==> flow/design.v <==
`timescale 1ns / 1ps
module DilatedCausal1DConv #(
    parameter integer DILATION_FACTOR = 2,
    parameter integer KERNEL_SIZE = 3,
    parameter integer INPUT_CHANNELS = 16,
    parameter integer OUTPUT_CHANNELS = 16
)(
    input clk,
    input reset,
    input wire [INPUT_CHANNELS*8-1:0] x,  
    output reg [OUTPUT_CHANNELS*8-1:0] y,  
    input h_write,
    input [7:0] h_index_channel,
    input [7:0] h_index_filter,
    input [7:0] h_value    
    );
    localparam integer TAPS = DILATION_FACTOR*(KERNEL_SIZE-1) + 1;
    reg signed [7:0] h [0:INPUT_CHANNELS*KERNEL_SIZE-1];        
    reg signed [7:0] x_delay [0:INPUT_CHANNELS*TAPS-1];          
    reg signed [15:0] mul [0:INPUT_CHANNELS*KERNEL_SIZE-1];
    reg signed [15:0] sum [0:OUTPUT_CHANNELS-1];
    integer i,j;
    always @(posedge clk or posedge reset) begin
        if(reset) begin
        for(i = 0; i <= INPUT_CHANNELS-1; i= i+1) begin
            for (j = 0; j <= (DILATION_FACTOR*(KERNEL_SIZE-1)); j = j + 1) begin
                x_delay[i*TAPS+j] <= 8'sh0;
            end           
        end
    end
        else begin
        for(i = 0; i <= INPUT_CHANNELS-1; i= i+1) begin
            for(j=(DILATION_FACTOR*(KERNEL_SIZE-1)); j>0; j=j-1) begin
                x_delay[i*TAPS+j] <= x_delay[i*TAPS+j-1];
            end
            x_delay[i*TAPS] <= x[i*8 +: 8];
        end
    end
end
    always @ (posedge clk or posedge reset) begin  
        if(reset) begin
            for(i = 0; i <= INPUT_CHANNELS-1; i= i+1) begin
                for(j=0; j<KERNEL_SIZE; j=j+1) begin
                    h[i*KERNEL_SIZE+j] <= 8'd1 + j;
                end
            end
        end
        else begin
            for(i = 0; i <= INPUT_CHANNELS-1; i= i+1) begin
                for(j=0; j<KERNEL_SIZE; j=j+1) begin
                    if(h_write == 1 && h_index_channel == i && h_index_filter == j) begin
                        h[i*KERNEL_SIZE+j] <= h_value;
                    end
                end
            end
        end
    end    
always @(*) begin
    for(i = 0; i <= INPUT_CHANNELS-1; i= i+1) begin
        sum[i] = 0;
        for (j = 0; j < KERNEL_SIZE; j = j + 1) begin
            sum[i] = sum[i] + mul[i*KERNEL_SIZE+j];
        end
     end
end
always @(*) begin
    for(i = 0; i <= INPUT_CHANNELS-1; i= i+1) begin
        for(j=0; j< KERNEL_SIZE; j = j + 1) begin
            mul[i*KERNEL_SIZE+j] = x_delay[i*TAPS+DILATION_FACTOR * j] * h[i*KERNEL_SIZE+j];
        end
    end
end
always @(posedge clk or posedge reset) begin
    if (reset) begin
        for(i = 0; i <= OUTPUT_CHANNELS-1; i= i+1) begin
            y[i*8 +: 8] <= 8'sh0;
        end
    end
    else begin
        for(i = 0; i <= OUTPUT_CHANNELS-1; i= i+1) begin
            if(sum[i] >= 127) begin
                y[i*8 +: 8] <= 8'd127;
            end
            else if(sum[i] <=-128) begin
                y[i*8 +: 8] <= -8'd128;
            end
            else begin
                y[i*8 +: 8] <= sum[i][7:0];
            end
        end    
    end
end
endmodule
# From RTL to reports: DilatedCausal1DConv

Module DilatedCausal1DConv before and after one edit of its RTL, step after step.
Lines under "before" count in the file above, lines under "after" in the edited file.
"change" is "after" less "before", of the values as shown.
Library cell names are shortened.
Not given: n/a

Top: DilatedCausal1DConv
Clock: clk
Cell library: sky130hd
Corner: tt_025C_1v80

# Diff

The edit as a unified diff against the file above.
A script made this edit. It changes what the design does and was not meant as an optimisation.

```diff
@@ -1,5 +1,5 @@
 `timescale 1ns / 1ps
 module DilatedCausal1DConv #(
-    parameter integer DILATION_FACTOR = 2,
+    parameter integer DILATION_FACTOR = 4,
     parameter integer KERNEL_SIZE = 3,
     parameter integer INPUT_CHANNELS = 16,
```

# Word-level counts

Yosys after proc, flatten, opt, wreduce and memory -nomap, before mapping. Enables and synchronous resets that opt folds into registers are not counted as muxes. Print and check cells are not counted. Equal cells are merged and count once.

Operators by class:

| element                    | before | after | change |
| eq/ne operators            | 17     | 17    | 0 |
| add/sub/neg operators      | 32     | 32    | 0 |
| muxes and demuxes          | 32     | 32    | 0 |
| multiply operators         | 48     | 48    | 0 |
| $lt $le $gt $ge            | 32     | 32    | 0 |
| bitwise gates (word level) | 0      | 0     | 0 |
| reduce/logical cells       | 66     | 66    | 0 |
| shifts and indexed selects | 0      | 0     | 0 |
| div/mod/pow operators      | 0      | 0     | 0 |

Operator kinds equal on both sides are left out: 11.

Storage and ports:

| element                         | before | after | change |
| ROM bits                        | 0      | 0     | 0 |
| memory cells                    | 0      | 0     | 0 |
| clocked read ports x word width | 0      | 0     | 0 |
| word-level cells                | 356    | 420   | +64 |
| register bits                   | 1152   | 1664  | +512 |
| output and inout port bits      | 128    | 128   | 0 |
| input bits                      | 155    | 155   | 0 |
| latch bits                      | 0      | 0     | 0 |
| bits in writable memories       | 0      | 0     | 0 |

# Longest topological paths

Longest topological path by Yosys (ltp), each cell counted once; first at word level (registers and memories cut), then after technology mapping (sequential cells cut; the memories' decode and read muxes count).

Logic depth:

| element                      | before | after | change |
| depth in word-level cells    | 6      | 6     | 0 |
| ABC_AREA                     | 0      | 0     | n/a |
| mapped depth                 | 25     | 27    | +2 |
| mapped depth without buffers | 24     | 25    | +1 |

# Netlist

Yosys stat after the flow's synthesis: flattened, memories mapped to cells. It holds for the ABC_AREA given above (unset counts as 0); a run with the other value may have another netlist.

Cell types:

| type     | before | after | change |
| dfrtp_1  | 1088   | 1600  | +512 |
| o21ai_0  | 128    | 176   | +48 |
| o21a_1   | 87     | 58    | -29 |
| a21oi_1  | 123    | 101   | -22 |
| nor3_1   | 72     | 50    | -22 |
| a21o_1   | 70     | 92    | +22 |
| nand4_1  | 24     | 39    | +15 |
| a31oi_1  | 17     | 31    | +14 |
| inv_1    | 4130   | 4138  | +8 |
| nor2_1   | 335    | 327   | -8 |
| nand3_1  | 44     | 38    | -6 |
| a311oi_1 | 8      | 2     | -6 |
| nand2_1  | 1178   | 1183  | +5 |
| clkbuf_1 | 113    | 118   | +5 |
| or2_2    | 16     | 11    | -5 |
| nand4b_1 | 8      | 3     | -5 |
| o21ba_2  | 6      | 1     | -5 |
| nor4_1   | 38     | 42    | +4 |

Cell types equal on both sides are left out: 16.
Not every row of either side is listed.

Synthesis totals:

| element                             | before   | after    | change |
| sequential part of the area (sq um) | 28907.7  | 41720.0  | +12812.3 |
| flip-flop cells                     | 1152     | 1664     | +512 |
| mapped cells                        | 15122    | 15642    | +520 |
| chip area (Yosys) (sq um)           | 159432.9 | 172188.9 | +12756.0 |
| buffer cells                        | 115      | 119      | +4 |

# Timing after synthesis

Source: OpenSTA report_checks on the synthesized netlist (no wires, ideal clock, input and output delay 20% of the period each), path of least setup slack; recovery checks are left aside. Register names are those of the netlist, which keeps one name where synthesis merged equal registers.

Timing path post-synthesis:

| element                             | before                 | after                  | change |
| path kind                           | flip-flop to flip-flop | flip-flop to flip-flop | n/a |
| start point                         | register h[29][0]      | register h[2][0]       | n/a |
| end point                           | register y[76]         | register y[0]          | n/a |
| time at the first pin (ps)          | 0                      | 0                      | 0 |
| path buffers                        | 0                      | 0                      | 0 |
| slack (ps)                          | 246                    | 249                    | +3 |
| required time (ps)                  | 6873                   | 6934                   | +61 |
| data arrival time (ps)              | 6627                   | 6685                   | +58 |
| library setup time (ps)             | 127                    | 66                     | -61 |
| period (ps)                         | 7000                   | 7000                   | 0 |
| stages                              | 23                     | 23                     | 0 |
| path delay (ps)                     | 6754                   | 6751                   | -3 |
| period reached after synthesis (ps) | 6754                   | 6751                   | -3 |

"path delay" is the arrival time less input delay plus setup time.
"stages" counts driving pins, that of a launching flip-flop among them; a cell with two outputs on the path counts twice.
"period reached after synthesis" is the clock period less the worst setup slack; recovery checks do not enter. This is arithmetic on one report: input and output delays are still those of the set period (20% each).
Between the ends stands the longest chain of elaborated cells between them, by number of cells; it is not shown to be the way that was timed. Of several equally long chains one is given.
A line is the first line of the expression or statement that the cell stems from. Yosys adds cells for indexed reads and writes and turns some case tables into memories.
At most two assigning lines are given for a register; there are more.

On the way, post-synthesis, before:
Path through: dfstp_2 > nand2_1 > fa_1 > inv_1 > fa_1 > inv_1 > fa_1 > fa_1 > inv_1 > fa_1 > fa_1 > inv_1 > fa_1 > inv_1 > ha_1 > or4_1 > o21ai_0 > o31ai_1 > a211oi_1 > nor3_1 > or4_1 > and2b_4 > or2_2
Length of the longest elaborated chain: 5
Elaborated cells on any way between the ends: 6
RTL lines with such cells: 4
Classes of those cells: add/sub (1); mul (1); compare (2); mux (2)

RTL lines, path post-synthesis, before:

| element                                         | line | text |
| from (decl)                                     | 18   | `reg signed [7:0] h [0:INPUT_CHANNELS*KERNEL_SIZE-1];` |
| from (assign)                                   | 44   | `h[i*KERNEL_SIZE+j] <= 8'd1 + j;` |
| from (assign)                                   | 52   | `h[i*KERNEL_SIZE+j] <= h_value;` |
| 8-bit by 8-bit multiplier with 16-bit output    | 69   | `mul[i*KERNEL_SIZE+j] = x_delay[i*TAPS+DILATION_FACTOR * j] * h[i*KERNEL_SIZE+j];` |
| 16-bit adder                                    | 62   | `sum[i] = sum[i] + mul[i*KERNEL_SIZE+j];` |
| 16-bit by 8-bit <= comparator with 1-bit output | 84   | `else if(sum[i] <=-128) begin` |
| 8-bit two-way mux                               | 84   |  |
| 8-bit two-way mux                               | 81   | `if(sum[i] >= 127) begin` |
| to (assign)                                     | 85   | `y[i*8 +: 8] <= -8'd128;` |
| to (assign)                                     | 88   | `y[i*8 +: 8] <= sum[i][7:0];` |
| to (decl)                                       | 11   | `output reg [OUTPUT_CHANNELS*8-1:0] y,` |

On the way, post-synthesis, after:
Path through: dfstp_2 > nand2_1 > fa_1 > inv_1 > fa_1 > inv_1 > fa_1 > fa_1 > inv_1 > fa_1 > fa_1 > inv_1 > fa_1 > inv_1 > ha_1 > nor3_1 > nor2_1 > and4_1 > a211o_1 > xnor2_1 > or4_1 > o31ai_2 > a21o_1
Length of the longest elaborated chain: 5
Elaborated cells on any way between the ends: 6
RTL lines with such cells: 4
Classes of those cells: add/sub (1); mul (1); compare (2); mux (2)

RTL lines, path post-synthesis, after:

| element                                         | line | text |
| from (decl)                                     | 18   | `reg signed [7:0] h [0:INPUT_CHANNELS*KERNEL_SIZE-1];` |
| from (assign)                                   | 44   | `h[i*KERNEL_SIZE+j] <= 8'd1 + j;` |
| from (assign)                                   | 52   | `h[i*KERNEL_SIZE+j] <= h_value;` |
| 8-bit by 8-bit multiplier with 16-bit output    | 69   | `mul[i*KERNEL_SIZE+j] = x_delay[i*TAPS+DILATION_FACTOR * j] * h[i*KERNEL_SIZE+j];` |
| 16-bit adder                                    | 62   | `sum[i] = sum[i] + mul[i*KERNEL_SIZE+j];` |
| 16-bit by 8-bit <= comparator with 1-bit output | 84   | `else if(sum[i] <=-128) begin` |
| 8-bit two-way mux                               | 84   |  |
| 8-bit two-way mux                               | 81   | `if(sum[i] >= 127) begin` |
| to (assign)                                     | 85   | `y[i*8 +: 8] <= -8'd128;` |
| to (assign)                                     | 88   | `y[i*8 +: 8] <= sum[i][7:0];` |
| to (decl)                                       | 11   | `output reg [OUTPUT_CHANNELS*8-1:0] y,` |

# Worst path after layout

From the final timing report of the runs of pair 1: the path of least setup slack in the routed layout; clock arrival at registers is part of the times.
The path's times are printed in steps of 10 ps; the period is the one set.

Timing path post-layout:

| element                    | before                 | after                  | change |
| path kind                  | flip-flop to flip-flop | flip-flop to flip-flop | n/a |
| start point                | register h[27][5]      | register h[12][0]      | n/a |
| end point                  | register y[72]         | register y[32]         | n/a |
| stages                     | 23                     | 21                     | -2 |
| library setup time (ps)    | 110                    | 110                    | 0 |
| data arrival time (ps)     | 7640                   | 7700                   | +60 |
| period (ps)                | 6950                   | 6950                   | 0 |
| path buffers               | 1                      | 0                      | -1 |
| required time (ps)         | 7700                   | 7760                   | +60 |
| time at the first pin (ps) | 860                    | 920                    | +60 |
| slack (ps)                 | 70                     | 60                     | -10 |

Between the ends stands the longest chain of elaborated cells between them, by number of cells; it is not shown to be the way that was timed. Of several equally long chains one is given.
At most two assigning lines are given for a register; there are more.

On the way, post-layout, before:
Path through: dfrtp_1 > and2_1 > fa_1 > inv_1 > fa_1 > fa_2 > inv_1 > fa_1 > inv_1 > fa_1 > fa_2 > inv_1 > fa_1 > ha_1 > or4_1 > o21ai_2 > o31ai_1 > a211oi_1 > nor3_1 > or4_4 > and2b_4 > buf_12 > a21o_1
Length of the longest elaborated chain: 6
Elaborated cells on any way between the ends: 7
RTL lines with such cells: 4
Classes of those cells: add/sub (2); mul (1); compare (2); mux (2)

RTL lines, path post-layout, before:

| element                                         | line | text |
| from (decl)                                     | 18   | `reg signed [7:0] h [0:INPUT_CHANNELS*KERNEL_SIZE-1];` |
| from (assign)                                   | 44   | `h[i*KERNEL_SIZE+j] <= 8'd1 + j;` |
| from (assign)                                   | 52   | `h[i*KERNEL_SIZE+j] <= h_value;` |
| 8-bit by 8-bit multiplier with 16-bit output    | 69   | `mul[i*KERNEL_SIZE+j] = x_delay[i*TAPS+DILATION_FACTOR * j] * h[i*KERNEL_SIZE+j];` |
| 16-bit adder (2 in a row)                       | 62   | `sum[i] = sum[i] + mul[i*KERNEL_SIZE+j];` |
| 16-bit by 8-bit <= comparator with 1-bit output | 84   | `else if(sum[i] <=-128) begin` |
| 8-bit two-way mux                               | 84   |  |
| 8-bit two-way mux                               | 81   | `if(sum[i] >= 127) begin` |
| to (assign)                                     | 85   | `y[i*8 +: 8] <= -8'd128;` |
| to (assign)                                     | 88   | `y[i*8 +: 8] <= sum[i][7:0];` |
| to (decl)                                       | 11   | `output reg [OUTPUT_CHANNELS*8-1:0] y,` |

On the way, post-layout, after:
Path through: dfstp_2 > nand2_2 > fa_1 > fa_1 > fa_1 > inv_1 > fa_1 > inv_2 > fa_1 > fa_1 > inv_1 > fa_1 > ha_4 > a21oi_4 > nor2b_1 > a311oi_2 > xnor2_1 > or4_4 > or4b_4 > o21a_4 > o21a_1
Length of the longest elaborated chain: 6
Elaborated cells on any way between the ends: 7
RTL lines with such cells: 4
Classes of those cells: add/sub (2); mul (1); compare (2); mux (2)

RTL lines, path post-layout, after:

| element                                         | line | text |
| from (decl)                                     | 18   | `reg signed [7:0] h [0:INPUT_CHANNELS*KERNEL_SIZE-1];` |
| from (assign)                                   | 44   | `h[i*KERNEL_SIZE+j] <= 8'd1 + j;` |
| from (assign)                                   | 52   | `h[i*KERNEL_SIZE+j] <= h_value;` |
| 8-bit by 8-bit multiplier with 16-bit output    | 69   | `mul[i*KERNEL_SIZE+j] = x_delay[i*TAPS+DILATION_FACTOR * j] * h[i*KERNEL_SIZE+j];` |
| 16-bit adder (2 in a row)                       | 62   | `sum[i] = sum[i] + mul[i*KERNEL_SIZE+j];` |
| 16-bit by 8-bit <= comparator with 1-bit output | 84   | `else if(sum[i] <=-128) begin` |
| 8-bit two-way mux                               | 84   |  |
| 8-bit two-way mux                               | 81   | `if(sum[i] >= 127) begin` |
| to (assign)                                     | 85   | `y[i*8 +: 8] <= -8'd128;` |
| to (assign)                                     | 88   | `y[i*8 +: 8] <= sum[i][7:0];` |
| to (decl)                                       | 11   | `output reg [OUTPUT_CHANNELS*8-1:0] y,` |

# Layout results

Both versions went through the flow (Yosys, OpenROAD) with the same settings in each pair. Constraints: input delay and output delay 20% of the set period each, output load 0.01 pF.

Flow settings, pair 1:
period_ns: 6.95
CAP_MARGIN: 20
CORE_MARGIN: 2
CORE_UTILIZATION: 40
SLEW_MARGIN: 20

Final reports, pair 1:

| element                                 | before   | after    | change |
| utilization (%)                         | 45.5     | 45.8     | +0.3 |
| standard-cell area after layout (sq um) | 180456.0 | 195940.0 | +15484.0 |
| worst-case hold slack (ps)              | 313      | 297      | -16 |
| netlist area reported by Yosys (sq um)  | 159432.9 | 172188.9 | +12756.0 |
| setup slack of the critical path (ps)   | 66       | 60       | -6 |
| total power of the final layout (mW)    | 21.457   | 27.533   | +6.076 |
| area of the die (sq um)                 | 403651.0 | 435739.0 | +32088.0 |
| sum of negative setup slack (ps)        | 0        | 0        | 0 |
| achieved clock period (ps)              | 6884     | 6890     | +6 |

Flow settings, pair 2:
CORE_UTILIZATION: 43
GPL_ROUTABILITY_DRIVEN: 0
GPL_TIMING_DRIVEN: 0
HOLD_SLACK_MARGIN: -0.06
PLACE_DENSITY_LB_ADDON: 0.18
SETUP_SLACK_MARGIN: 0.89
SLEW_MARGIN: 30
TNS_END_PERCENT: 90
period_ns: 5.27
CAP_MARGIN: 20
CORE_MARGIN: 2

Final reports, pair 2:

| element                                 | before   | after    | change |
| utilization (%)                         | 51.1     | 51.1     | 0.0 |
| standard-cell area after layout (sq um) | 188602.0 | 204127.0 | +15525.0 |
| worst-case hold slack (ps)              | 330      | 285      | -45 |
| netlist area reported by Yosys (sq um)  | 159432.9 | 172188.9 | +12756.0 |
| setup slack of the critical path (ps)   | -1706    | -1700    | +6 |
| total power of the final layout (mW)    | 29.629   | 37.092   | +7.463 |
| area of the die (sq um)                 | 375659.0 | 405514.0 | +29855.0 |
| sum of negative setup slack (ps)        | -161076  | -163199  | -2123 |
| achieved clock period (ps)              | 6976     | 6970     | -6 |

By "achieved clock period" is meant the clock period of the run minus its worst setup slack. This is arithmetic on one report: input and output delays are still those of the set period (20% each).
"total power of the final layout" rests on the timing tool's default activity at the inputs, not on a simulated workload.
